==> flow/design.v <==
`timescale 1ns / 1ps
module key_debounce #(  
   parameter	DELAY_TIME = 250_000  
)(
		input wire	clk,		
		input wire  rstn,
		input wire	key_in,		
		output reg 	press_on			
);
reg		key_in_r0;		
reg		key_in_r1;		
reg 		key_in_nedge;		
reg	[$clog2(DELAY_TIME)-1:0]delay_cnt;		
reg		delay_flag;		 
always @(posedge clk or negedge rstn)
begin
    if(rstn == 1'b0) begin
        key_in_r0 <= 1'b0	;	
        key_in_r1 <= 1'b0	;	
    end
    else begin
       key_in_r0 <= key_in;
	   key_in_r1 <= key_in_r0;
    end
end
always @(posedge clk or negedge rstn)
begin
    if(rstn == 1'b0) begin
        key_in_nedge <= 1'b0;               
    end
    else begin
        key_in_nedge <= ~key_in_r0 & key_in_r1;
    end 
end
always @(posedge clk or negedge rstn)
begin
    if(rstn == 1'b0) begin
        delay_cnt  <= 'd0;	
    end
    else begin
        if((delay_flag == 1) && (delay_cnt == DELAY_TIME - 1))
				delay_cnt <= 0;
        else if ((delay_flag == 1) && (delay_cnt < DELAY_TIME - 1))
            delay_cnt <= delay_cnt + 1;
        else  
				delay_cnt <= 0;
    end
end
always @(posedge clk or negedge rstn)
begin
    if(rstn == 1'b0) begin
	 delay_flag <= 1'b0;		 
    end
    else begin
        if(key_in_nedge) begin	 
				delay_flag <= 1'b1;	 
        end
        else if (delay_cnt == DELAY_TIME - 1) begin
            delay_flag <= 1'b0;
        end
        else
            delay_flag <= delay_flag;
    end
end
always @(posedge clk or negedge rstn)
begin
    if(rstn == 1'b0) begin
        press_on <= 1'b0;
    end
    else begin
        if((delay_cnt == DELAY_TIME - 1) && (delay_flag == 1'b1)) begin		 
		    press_on <= 1'b1;
        end
        else begin
            press_on <= 1'b0;
        end
    end
end
endmodule
`timescale 1ns / 1ps
module Display(
    input	wire	clk,   
    input   wire  rstn,
    input	wire	[3:0]  sw_in,  
    input   wire  [2:0]  press_on,
    output	wire	[1:0]  reg_ab, 
    output  wire  [7:0]  led_time,
    output	wire 	[3:0]  seg_data_1, 
	 output	wire 	[3:0]  seg_data_2 
    );
localparam COUNT_1S = 12048;  
localparam Quarter_Time = 60; 	 
localparam Quarter_Time_rest = 10;	 
wire clk1h;
reg [13:0] counter ; 
reg [13:0] Qcounter ;
reg [6:0] scorer_A ; 
reg [6:0] scorer_B ; 
reg [6:0] Quarter_Time_Down ;	 
reg [2:0] Quarter_Time_rest_Down ;  
reg [4:0] AttackT_A ; 
reg [4:0] AttackT_B; 
reg [1:0] reg_ab_reg;
reg [7:0] led_time_reg ;
reg [3:0] seg_data_1_reg;
reg [3:0] seg_data_2_reg;
reg [1:0] DownCNT;	 
reg [6:0] countA_1;	 
reg [6:0] countA_2;	 
reg [6:0] countA_3;	 
reg [6:0] countB_1;	 
reg [6:0] countB_2;	 
reg [6:0] countB_3;	 
always @(posedge clk or negedge rstn)
begin
    if(rstn == 1'b0) begin	 
       led_time_reg <= 8'b0000_0000; 
       Qcounter <= 'd0; 
	    Quarter_Time_Down <= Quarter_Time;	
		 Quarter_Time_rest_Down <= Quarter_Time_rest;
	    DownCNT <= 'd0;
    end
    else begin
        if(Qcounter == COUNT_1S - 1) begin  
            Qcounter <= 'd0;
				if(Quarter_Time_Down == 0) begin        
						if(DownCNT == 2'd3) begin
						   DownCNT <= 2'd3;
							Quarter_Time_Down <=  0;
							Quarter_Time_rest_Down <= 0;
							led_time_reg <= {led_time_reg[5:0],1'b1,1'b1}; 
						end
						else begin
							if(Quarter_Time_rest_Down == 0)begin
								DownCNT <= DownCNT + 1'b1;
								Quarter_Time_Down <=  Quarter_Time;
								Quarter_Time_rest_Down <= Quarter_Time_rest;
								led_time_reg <= {led_time_reg[5:0],1'b1,1'b1}; 
							end
							else begin
								Quarter_Time_rest_Down <= Quarter_Time_rest_Down -1'b1;
							end
						end
				 end
				 else begin
					 Quarter_Time_Down <= Quarter_Time_Down - 1'b1;
				 end
        end
        else begin
           Qcounter <= Qcounter + 1; 
        end 
    end
end 
always @(posedge clk or negedge rstn)
begin
    if(rstn == 1'b0) begin
        scorer_A <= 'd0; 
        scorer_B <= 'd0; 
		  countA_1 <= 'd0;countA_2 <= 'd0;countA_3 <= 'd0;
		  countB_1 <= 'd0;countB_2 <= 'd0;countB_3 <= 'd0;
	 end
    else begin
        case(sw_in[3:1])
            3'b011:begin  
              case(press_on)  
                3'b001: begin
                    scorer_A <= scorer_A + 1;
						  countA_1 <= countA_1 + 1;
                end 
                3'b010: begin
                    scorer_A <= scorer_A + 2;
						  countA_2 <= countA_2 + 1;
                end 
                3'b100: begin
                    scorer_A <= scorer_A + 3;
						  countA_3 <= countA_3 + 1;
					 end
                default:begin
                    scorer_A <= scorer_A; 
                end
              endcase  
            end
            3'b111:begin  
               case(press_on)
                3'b001: begin
                    scorer_B <= scorer_B + 1;
						  countB_1 <= countB_1 + 1;
                end 
                3'b010: begin
                    scorer_B <= scorer_B + 2;
						  countB_2 <= countB_2 + 1;
                end 
                3'b100: begin
                    scorer_B <= scorer_B + 3;
						  countB_3 <= countB_3 + 1;
                end
                default:begin
                    scorer_B <= scorer_B; 
                end
              endcase     
            end			 
            default:begin
                scorer_A <= scorer_A; 
                scorer_B <= scorer_B; 
            end
        endcase
    end
end
always @(posedge clk or negedge rstn)
begin
    if(rstn == 1'b0) begin
        AttackT_A <= 5'd24;
        AttackT_B <= 5'd24;
        counter <=  'd0;
    end
    else begin
        case(sw_in[3:1])
		3'b000:begin    
              if(sw_in[0] == 1'b1) begin 
                    if(counter == COUNT_1S - 1) begin  
                            counter <= 'd0;
									 if(AttackT_A == 0) begin  
                                AttackT_A <= 0 ;
                            end
                            else begin
                               AttackT_A <= AttackT_A - 1'b1;
                            end
                    end
                    else begin
                       counter <= counter + 1;
                    end
             end
             else begin   
                counter <= counter;
             end   
		end
		3'b001:begin  
              if(sw_in[0] == 1'b1) begin  
                    if(counter == COUNT_1S - 1) begin  
                            counter <= 'd0;
                            if(AttackT_B == 0) begin 
                                AttackT_B <= 0 ;
                            end
                            else begin
                               AttackT_B <= AttackT_B - 1'b1;
                            end
                    end
                    else begin
                       counter <= counter + 1;
                    end
             end
             else begin   
                counter <= counter;
             end
		end
		3'b011:begin  
           counter <=  counter;
           AttackT_A <= AttackT_A;
		     AttackT_B <= AttackT_B;
		end
		3'b111:begin  
		     counter <=  counter;
           AttackT_A <= AttackT_A;
		     AttackT_B <= AttackT_B;
		end	
		default:begin
            counter <=  'd0;
            AttackT_A <= 5'd24;
		      AttackT_B <= 5'd24;
	    end
	   endcase
    end
end
always @(posedge clk or negedge rstn)
begin
    if(rstn == 1'b0) begin
		  seg_data_1_reg <= 4'd16; 
        seg_data_2_reg <= 4'd16;
		  reg_ab_reg <= 2'b11;
    end
    else begin
        case(sw_in[3:1])
		3'b000:begin    
            seg_data_2_reg <= AttackT_A%10; 
            seg_data_1_reg <= AttackT_A/10; 
			reg_ab_reg <= 2'b10;
		end
		3'b001:begin  
            seg_data_2_reg <= AttackT_B%10;
            seg_data_1_reg <= AttackT_B/10;
			reg_ab_reg <= 2'b01;
		end
		3'b011:begin  
            seg_data_2_reg <= scorer_A%10;
            seg_data_1_reg <= scorer_A/10;
			reg_ab_reg <= 2'b10;
		end
		3'b111:begin  
				seg_data_2_reg <= scorer_B%10;
				seg_data_1_reg <= scorer_B/10;
		   reg_ab_reg <= 2'b01;
		end			 
		3'b110:begin   
				if(Quarter_Time_Down == 0)begin
					seg_data_2_reg <= Quarter_Time_rest_Down%10;
					seg_data_1_reg <= Quarter_Time_rest_Down/10;end
				else begin
					seg_data_2_reg <= Quarter_Time_Down%10;
					seg_data_1_reg <= Quarter_Time_Down/10;end
		    reg_ab_reg <= 2'b00;
		end
		3'b100:begin   
            if(scorer_A > scorer_B) begin
					seg_data_2_reg <= 4'd10;   
					seg_data_1_reg <= scorer_A-scorer_B;   
					reg_ab_reg <= 2'b10;
			   end
				else if(scorer_A < scorer_B) begin
					seg_data_2_reg <= 4'd11;   
					seg_data_1_reg <= scorer_B-scorer_A;   
					reg_ab_reg <= 2'b01;
			   end 
				else begin	 
					seg_data_2_reg <= 4'd00;  
					seg_data_1_reg <= 4'd00;   
					reg_ab_reg <= 2'b00;
				end
		end
	   3'b010:begin
		case(press_on)	 
				3'b001:begin
					seg_data_2_reg <= countA_1%10;
					seg_data_1_reg <= countA_1/10;end
				3'b010:begin
					seg_data_2_reg <= countA_2%10;
					seg_data_1_reg <= countA_2/10;end
				3'b100:begin
					seg_data_2_reg <= countA_3%10;
					seg_data_1_reg <= countA_3/10;end
				endcase
		end
		3'b101:begin
				case(press_on)
				3'b001:begin
					seg_data_2_reg <= countB_1%10;
					seg_data_1_reg <= countB_1/10;end
				3'b010:begin
					seg_data_2_reg <= countB_2%10;
					seg_data_1_reg <= countB_2/10;end
				3'b100:begin
					seg_data_2_reg <= countB_3%10;
					seg_data_1_reg <= countB_3/10;end
				endcase
		end
		default:begin  
			seg_data_2_reg <= 4'd16;
			seg_data_1_reg <= 4'd16;
			reg_ab_reg <= 2'b11;
	    end
	endcase
    end
end    
assign reg_ab = reg_ab_reg;  
assign led_time = led_time_reg;
assign seg_data_1 = seg_data_1_reg;
assign seg_data_2 = seg_data_2_reg;
endmodule
`timescale 1ns / 1ps
module segment(
    input  [3:0] seg_data_1,
    input  [3:0] seg_data_2,
    output [8:0] seg_led_1,
    output [8:0] seg_led_2
);
function [8:0] seg;
    input [3:0] d;
    begin
        case (d)
            4'd0:  seg = 9'h3f;
            4'd1:  seg = 9'h06;
            4'd2:  seg = 9'h5b;
            4'd3:  seg = 9'h4f;
            4'd4:  seg = 9'h66;
            4'd5:  seg = 9'h6d;
            4'd6:  seg = 9'h7d;
            4'd7:  seg = 9'h07;
            4'd8:  seg = 9'h7f;
            4'd9:  seg = 9'h6f;
            4'd10: seg = 9'h77;  
            4'd11: seg = 9'h7c;  
            4'd12: seg = 9'h39;
            4'd13: seg = 9'h5e;
            4'd14: seg = 9'h79;
            default: seg = 9'h71;
        endcase
    end
endfunction
assign seg_led_1 = seg(seg_data_1);
assign seg_led_2 = seg(seg_data_2);
endmodule
`timescale 1ns / 1ps
module BallCompetition(
    input	wire clk,					 
    input   wire rstn,					 
    input	wire	[3:0]  sw_in,  	 
    input   wire  [2:0]  key_in,		 
    output	wire	[1:0]  reg_ab,  	 
    output  wire  [7:0]  led_time,	 
    output  [8:0]  seg_led_1,			 
	 output  [8:0]  seg_led_2			 
);
	localparam DelayTime = 250;   
   wire [2:0]	press_on;				 
	wire [3:0] seg_data_1;				 
	wire [3:0] seg_data_2;				 
    key_debounce	 
    #(.DELAY_TIME  (DelayTime))  
    key0
    (
		.clk(clk),		            
      .rstn(rstn),
      .key_in(key_in[0]),		
      .press_on(press_on[0])	       
    );
    key_debounce
    #(.DELAY_TIME  (DelayTime))  
    key1
    (
      .clk(clk),		           
      .rstn(rstn),
      .key_in(key_in[1]),		
      .press_on(press_on[1])	       
    );
    key_debounce
    #(.DELAY_TIME  (DelayTime))  
    key2
    (
      .clk(clk),		            
      .rstn(rstn),
      .key_in(key_in[2]),		
      .press_on(press_on[2])	      
    ); 
    Display u_Display(
      .clk(clk),  
      .rstn(rstn),
      .sw_in(sw_in),  
      .press_on(press_on),
      .reg_ab(reg_ab), 
      .led_time(led_time),
      .seg_data_1(seg_data_1),  
      .seg_data_2(seg_data_2)      
    );
    segment u_segment(
   .seg_data_1  (seg_data_1),	
	.seg_data_2  (seg_data_2),		
	.seg_led_1   (seg_led_1),		
	.seg_led_2	 (seg_led_2)
    );
endmodule
# Reports on BallCompetition
# Module BallCompetition before and after one edit of its RTL, step after step.
# "before" refers to lines of the RTL above, "after" to lines of the edited file.
# "change" is "after" less "before", of the values as shown; "rel_change_pct" is that difference over "before", in percent.
# Cell names lack the library's common part.
# Not given: -
# setup
top_module,BallCompetition
clk_port,clk
cell_library,sky130hd
lib_corner,tt_025C_1v80

# The edit
# The edit as a unified diff against the file above.
# A script made this edit. It changes what the design does and was not meant as an optimisation.
# begin of diff
@@ -111,5 +111,5 @@
 reg [6:0] countB_1;	 
 reg [6:0] countB_2;	 
-reg [6:0] countB_3;	 
+reg [7:0] countB_3;	 
 always @(posedge clk or negedge rstn)
 begin
# end of diff

# After elaboration
# Counts by Yosys on the flattened word-level netlist (proc, flatten, opt, wreduce; memories kept). Register bits leave out memories and registers merged into their read ports (data or address). Print and check cells are left out. Cells with the same type and inputs are merged into one.
# Yosys's memory passes give these memory sizes; they may raise the number of words (mostly to a power of two), join words into wider ones and drop unused or constant bits.
# op_classes
item,before,after,change,rel_change_pct
n_logic,9,9,0,0.00
div_mod_pow,24,24,0,0.00
equal,24,24,0,0.00
n_reduce_logical,39,39,0,0.00
n_cmp,5,5,0,0.00
n_addsub,24,24,0,0.00
muxes,53,53,0,0.00
# op_table
operator,before,after,change,rel_change_pct
divider 7 x 4 -> 32 bit (second input constant),9,8,-1,-11.11
modulo 7 x 4 -> 32 bit (second input constant),9,8,-1,-11.11
adder 7 x 1 -> 7 bit (second input constant),8,7,-1,-12.50
adder 8 x 1 -> 8 bit (second input constant),3,4,1,33.33
divider 8 x 4 -> 32 bit (second input constant),0,1,1,-
modulo 8 x 4 -> 32 bit (second input constant),0,1,1,-
# Unchanged operator kinds not shown: 52.
# bits
item,before,after,change,rel_change_pct
romBits,224,224,0,0.00
output_inout_bits,28,28,0,0.00
n_memories,2,2,0,0.00
word_cells,217,217,0,0.00
inputBits,9,9,0,0.00
register_bits,163,164,1,0.61
# mem_list
item,before,after
memory_list,16 x 7 bit 1R0W; 16 x 7 bit 1R0W,16 x 7 bit 1R0W; 16 x 7 bit 1R0W

# Longest topological paths
# Yosys ltp: most cells in a row. Word level: on the elaborated netlist, between registers, memories and ports. Mapped: between sequential cells and ports; inverters and the memories' decode and read muxes count.
# logic_depth
item,before,after,change,rel_change_pct
ltp_word,5,5,0,0.00
abc_area,0,0,-,-
depth_mapped,30,27,-3,-10.00
depth_no_buf,26,25,-1,-3.85

# Synthesis result
# Yosys stat after the flow's synthesis: flattened, memories mapped to cells. It holds for the ABC_AREA given above (unset counts as 0); a run with the other value may have another netlist.
# synth_totals
item,before,after,change,rel_change_pct
synth_area_um2,11013.1,11355.9,342.8,3.11
cell_count,1266,1297,31,2.45
seqArea_um2,3992.6,4017.6,25.0,0.63
ff_cells,159,160,1,0.63
buffers,54,60,6,11.11
# types
cell_type,before,after,change,rel_change_pct
a21oi_1,72,57,-15,-20.83
nor2_1,127,141,14,11.02
nand3_1,42,50,8,19.05
nand4_1,27,19,-8,-29.63
and2_1,16,9,-7,-43.75
o22ai_1,9,16,7,77.78
mux2i_1,9,15,6,66.67
buf_6,0,6,6,-
xor2_1,30,35,5,16.67
a31oi_1,16,11,-5,-31.25
nand2b_1,16,21,5,31.25
o2111ai_1,6,1,-5,-83.33
o21ai_0,80,84,4,5.00
ha_1,59,55,-4,-6.78
mux2_2,16,12,-4,-25.00
or3_1,13,17,4,30.77
a221oi_1,12,8,-4,-33.33
a22oi_1,12,8,-4,-33.33
# Unchanged cell types not shown: 17.
# Not every row of either side is listed.
# The figures by module come from a second, unflattened synthesis with its own total; it is not the netlist above.
# unflattened
item,before,after,change,rel_change_pct
hier_cells,1261,1235,-26,-2.06
area_unflattened_um2,11165.7,11110.7,-55.0,-0.49
# Each row is one instance without its submodules.
# by_module_before
module,mod_area_um2,seq_area_um2,cells,n_inst
Display,8877.3,3016.6,1031,1
key_debounce #(DELAY_TIME=250),584.3,325.3,53,3
segment,535.5,0.0,71,1
BallCompetition,0.0,0.0,0,1
# by_module_after
module,mod_area_um2,seq_area_um2,cells,n_inst
Display,8822.2,3041.7,1005,1
key_debounce #(DELAY_TIME=250),584.3,325.3,53,3
segment,535.5,0.0,71,1
BallCompetition,0.0,0.0,0,1

# Worst setup path after synthesis
# Source: OpenSTA report_checks on the synthesized netlist (no wires, ideal clock, input and output delay 20% of the period each), path of least setup slack; recovery checks are left aside. Register names are those of the netlist, which keeps one name where synthesis merged equal registers.
# synth_path
item,before,after,change,rel_change_pct
path_kind,input port to flip-flop,input port to flip-flop,-,-
startpoint,input sw_in[3],input sw_in[1],-,-
endpoint,register u_Display.seg_data_1_reg[0],register u_Display.seg_data_2_reg[3],-,-
arrival_time_ps,6707,7059,352,5.25
path_buffers,5,1,-4,-80.00
delay_ps,4789,5141,352,7.35
required_ps,9918,9918,0,0.00
setup_slack_ps,3211,2859,-352,-
period_ps,10000,10000,0,0.00
in_delay_ps,2000,2000,0,0.00
setup_time_ps,82,82,0,-
path_stages,30,23,-7,-23.33
launch_ps,2000,2000,0,0.00
synth_period_reached_ps,6789,7141,352,5.18
# "delay_ps" = arrival - input delay + setup time.
# "path_stages" counts driving pins, that of a launching flip-flop among them; a cell with two outputs on the path counts twice.
# "synth_period_reached_ps" is the clock period less the worst setup slack; recovery checks do not enter. This is arithmetic on one report: input and output delays are still those of the set period (20% each).
# Between the ends stands the longest chain of elaborated cells between them, by number of cells; it is not shown to be the way that was timed. Of several equally long chains one is given.
# Each line given opens the expression or statement behind the cell; cells for indexed reads and writes are added by Yosys, which also makes memories of some case tables.
# A register here has more assigning lines than the two given.
# synth_via_before
path_cell_list,buf_2 -> buf_2 -> buf_2 -> buf_2 -> buf_1 -> a21oi_1 -> a21oi_1 -> o21ai_0 -> o2111ai_1 -> a221o_1 -> inv_1 -> ha_1 -> inv_1 -> a21oi_1 -> o31ai_1 -> nor4_4 -> a211o_1 -> and2_1 -> nor2_1 -> nor2_1 -> nor2_1 -> nor2_1 -> a21oi_1 -> ha_1 -> nand2_1 -> or3_1 -> a211o_1 -> a31oi_1 -> mux2_2 -> a31oi_1
elab_chain_len,3
cells_between,13
classes_between,eq/ne: 9; mux: 1; reduce/logical: 3
# synth_lines_before
item,line_no,source
from (decl),405,"input wire [3:0] sw_in,"
equality test 3 bit,282,case(sw_in[3:1])
!= test 4 x 1 -> 1 bit,-,
AND reduction 3 bit,-,
to (assign),285,seg_data_1_reg <= AttackT_A/10;
to (assign),290,seg_data_1_reg <= AttackT_B/10;
to (decl),105,reg [3:0] seg_data_1_reg;
# synth_via_after
path_cell_list,buf_2 -> nor3b_2 -> nand2_1 -> a311oi_2 -> a2111oi_4 -> nor2_2 -> nand2_1 -> ha_1 -> nor2_1 -> o21ai_0 -> and4_1 -> o31a_1 -> a21o_1 -> nand2_1 -> inv_1 -> ha_1 -> a31o_2 -> a211oi_2 -> nor3b_2 -> xnor2_1 -> ha_1 -> or4_1 -> a31oi_1
elab_chain_len,3
cells_between,13
classes_between,eq/ne: 9; mux: 1; reduce/logical: 3
# synth_lines_after
item,line_no,source
from (decl),405,"input wire [3:0] sw_in,"
equality test 3 bit,282,case(sw_in[3:1])
!= test 4 x 1 -> 1 bit,-,
AND reduction 3 bit,-,
to (assign),284,seg_data_2_reg <= AttackT_A%10;
to (assign),289,seg_data_2_reg <= AttackT_B%10;
to (decl),106,reg [3:0] seg_data_2_reg;

# Path in the finished layout
# Path of least setup slack in the final report of each run of set A (OpenROAD, finished layout, wires in). Where an end is a register, its clock arrival counts in the times.
# The report prints the path's times to 10 ps; the period is as set.
# layout_path
item,before,after,change,rel_change_pct
path_kind,input port to flip-flop,input port to flip-flop,-,-
startpoint,input sw_in[2],input sw_in[2],-,-
endpoint,register u_Display.seg_data_1_reg[0],register u_Display.seg_data_2_reg[3],-,-
setup_time_ps,80,70,-10,-
path_stages,27,25,-2,-7.41
in_delay_ps,1570,1570,0,0.00
required_ps,8210,8220,10,0.12
arrival_time_ps,7480,7410,-70,-0.94
launch_ps,1570,1570,0,0.00
setup_slack_ps,730,810,80,-
path_buffers,3,3,0,0.00
period_ps,7860,7860,0,0.00
# Between the ends stands the longest chain of elaborated cells between them, by number of cells; it is not shown to be the way that was timed. Of several equally long chains one is given.
# A register here has more assigning lines than the two given.
# layout_via_before
path_cell_list,clkdlybuf4s50_1 -> buf_4 -> and3b_1 -> nand2_1 -> o22a_1 -> o2111ai_1 -> nand2_1 -> ha_1 -> inv_1 -> a21oi_1 -> o31ai_1 -> nor4_4 -> buf_4 -> a211o_1 -> and2_1 -> nor2_1 -> nor2_1 -> nor2_1 -> nor2_1 -> a21oi_1 -> ha_1 -> nand2_1 -> or3_1 -> a211o_1 -> a31oi_1 -> mux2_2 -> a31oi_1
elab_chain_len,3
cells_between,13
classes_between,eq/ne: 9; mux: 1; reduce/logical: 3
# layout_lines_before
item,line_no,source
from (decl),405,"input wire [3:0] sw_in,"
equality test 3 bit,282,case(sw_in[3:1])
!= test 4 x 1 -> 1 bit,-,
AND reduction 3 bit,-,
to (assign),285,seg_data_1_reg <= AttackT_A/10;
to (assign),290,seg_data_1_reg <= AttackT_B/10;
to (decl),105,reg [3:0] seg_data_1_reg;
# layout_via_after
path_cell_list,clkdlybuf4s50_1 -> nor4bb_1 -> buf_4 -> and2_1 -> a2111oi_2 -> o311ai_2 -> nand2_1 -> nand2_1 -> ha_1 -> nor2_1 -> buf_4 -> o21ai_0 -> and4_1 -> o31a_1 -> a21o_1 -> nand2_1 -> inv_1 -> ha_1 -> a31o_2 -> a211oi_2 -> nor3b_2 -> xnor2_1 -> ha_1 -> or4_1 -> a31oi_1
elab_chain_len,3
cells_between,13
classes_between,eq/ne: 9; mux: 1; reduce/logical: 3
# layout_lines_after
item,line_no,source
from (decl),405,"input wire [3:0] sw_in,"
equality test 3 bit,282,case(sw_in[3:1])
!= test 4 x 1 -> 1 bit,-,
AND reduction 3 bit,-,
to (assign),284,seg_data_2_reg <= AttackT_A%10;
to (assign),289,seg_data_2_reg <= AttackT_B%10;
to (decl),106,reg [3:0] seg_data_2_reg;

# Flow runs
# Runs of the flow (Yosys, OpenROAD) on both versions; the two runs of a pair have the same settings. The constraints put input and output delay at 20% of the set period each and load the outputs with 0.01 pF.
# settings_set_A
CORE_UTILIZATION,40
period_ns,7.86
CAP_MARGIN,20
CORE_MARGIN,2
SLEW_MARGIN,20
# measured_set_A
item,before,after,change,rel_change_pct
achievedPeriod_ps,7125,7050,-75,-1.05
setup_ws_ps,735,810,75,-
synth_area_um2,11013.1,11355.9,342.8,3.11
util_pct,45.2,45.4,0.2,-
design_power_w,0.002298,0.002414,0.000116,5.05
total_die_area_um2,28876.2,29752.8,876.6,3.04
layout_stdcell_area_um2,12211.7,12645.9,434.2,3.56
tns_setup_ps,0,0,0,-
worst_hold_slack_ps,379,378,-1,-
# settings_set_B
CAP_MARGIN,30
CELL_PAD_IN_SITES_GLOBAL_PLACEMENT,2
CORE_ASPECT_RATIO,1.44
CORE_UTILIZATION,39
CTS_CLUSTER_SIZE,15
GPL_ROUTABILITY_DRIVEN,1
HOLD_SLACK_MARGIN,0.17
MAX_ROUTING_LAYER,met4
SETUP_SLACK_MARGIN,-0.58
period_ns,9.72
CORE_MARGIN,2
SLEW_MARGIN,20
# measured_set_B
item,before,after,change,rel_change_pct
achievedPeriod_ps,7910,8294,384,4.85
setup_ws_ps,1810,1426,-384,-
synth_area_um2,11013.1,11355.9,342.8,3.11
util_pct,44.4,43.4,-1.0,-
design_power_w,0.001922,0.001933,0.000011,0.57
total_die_area_um2,29620.8,30521.4,900.6,3.04
layout_stdcell_area_um2,12280.5,12554.5,274.0,2.23
tns_setup_ps,0,0,0,-
worst_hold_slack_ps,379,377,-2,-
# "achievedPeriod_ps" = clock period - worst setup slack. The figure is calculated, with input and output delays left at 20% of the set period.
# By "design_power_w" is meant OpenSTA's value without simulated activity: inputs other than the clock are taken to toggle once in ten clock periods, and the tool carries that through the logic.
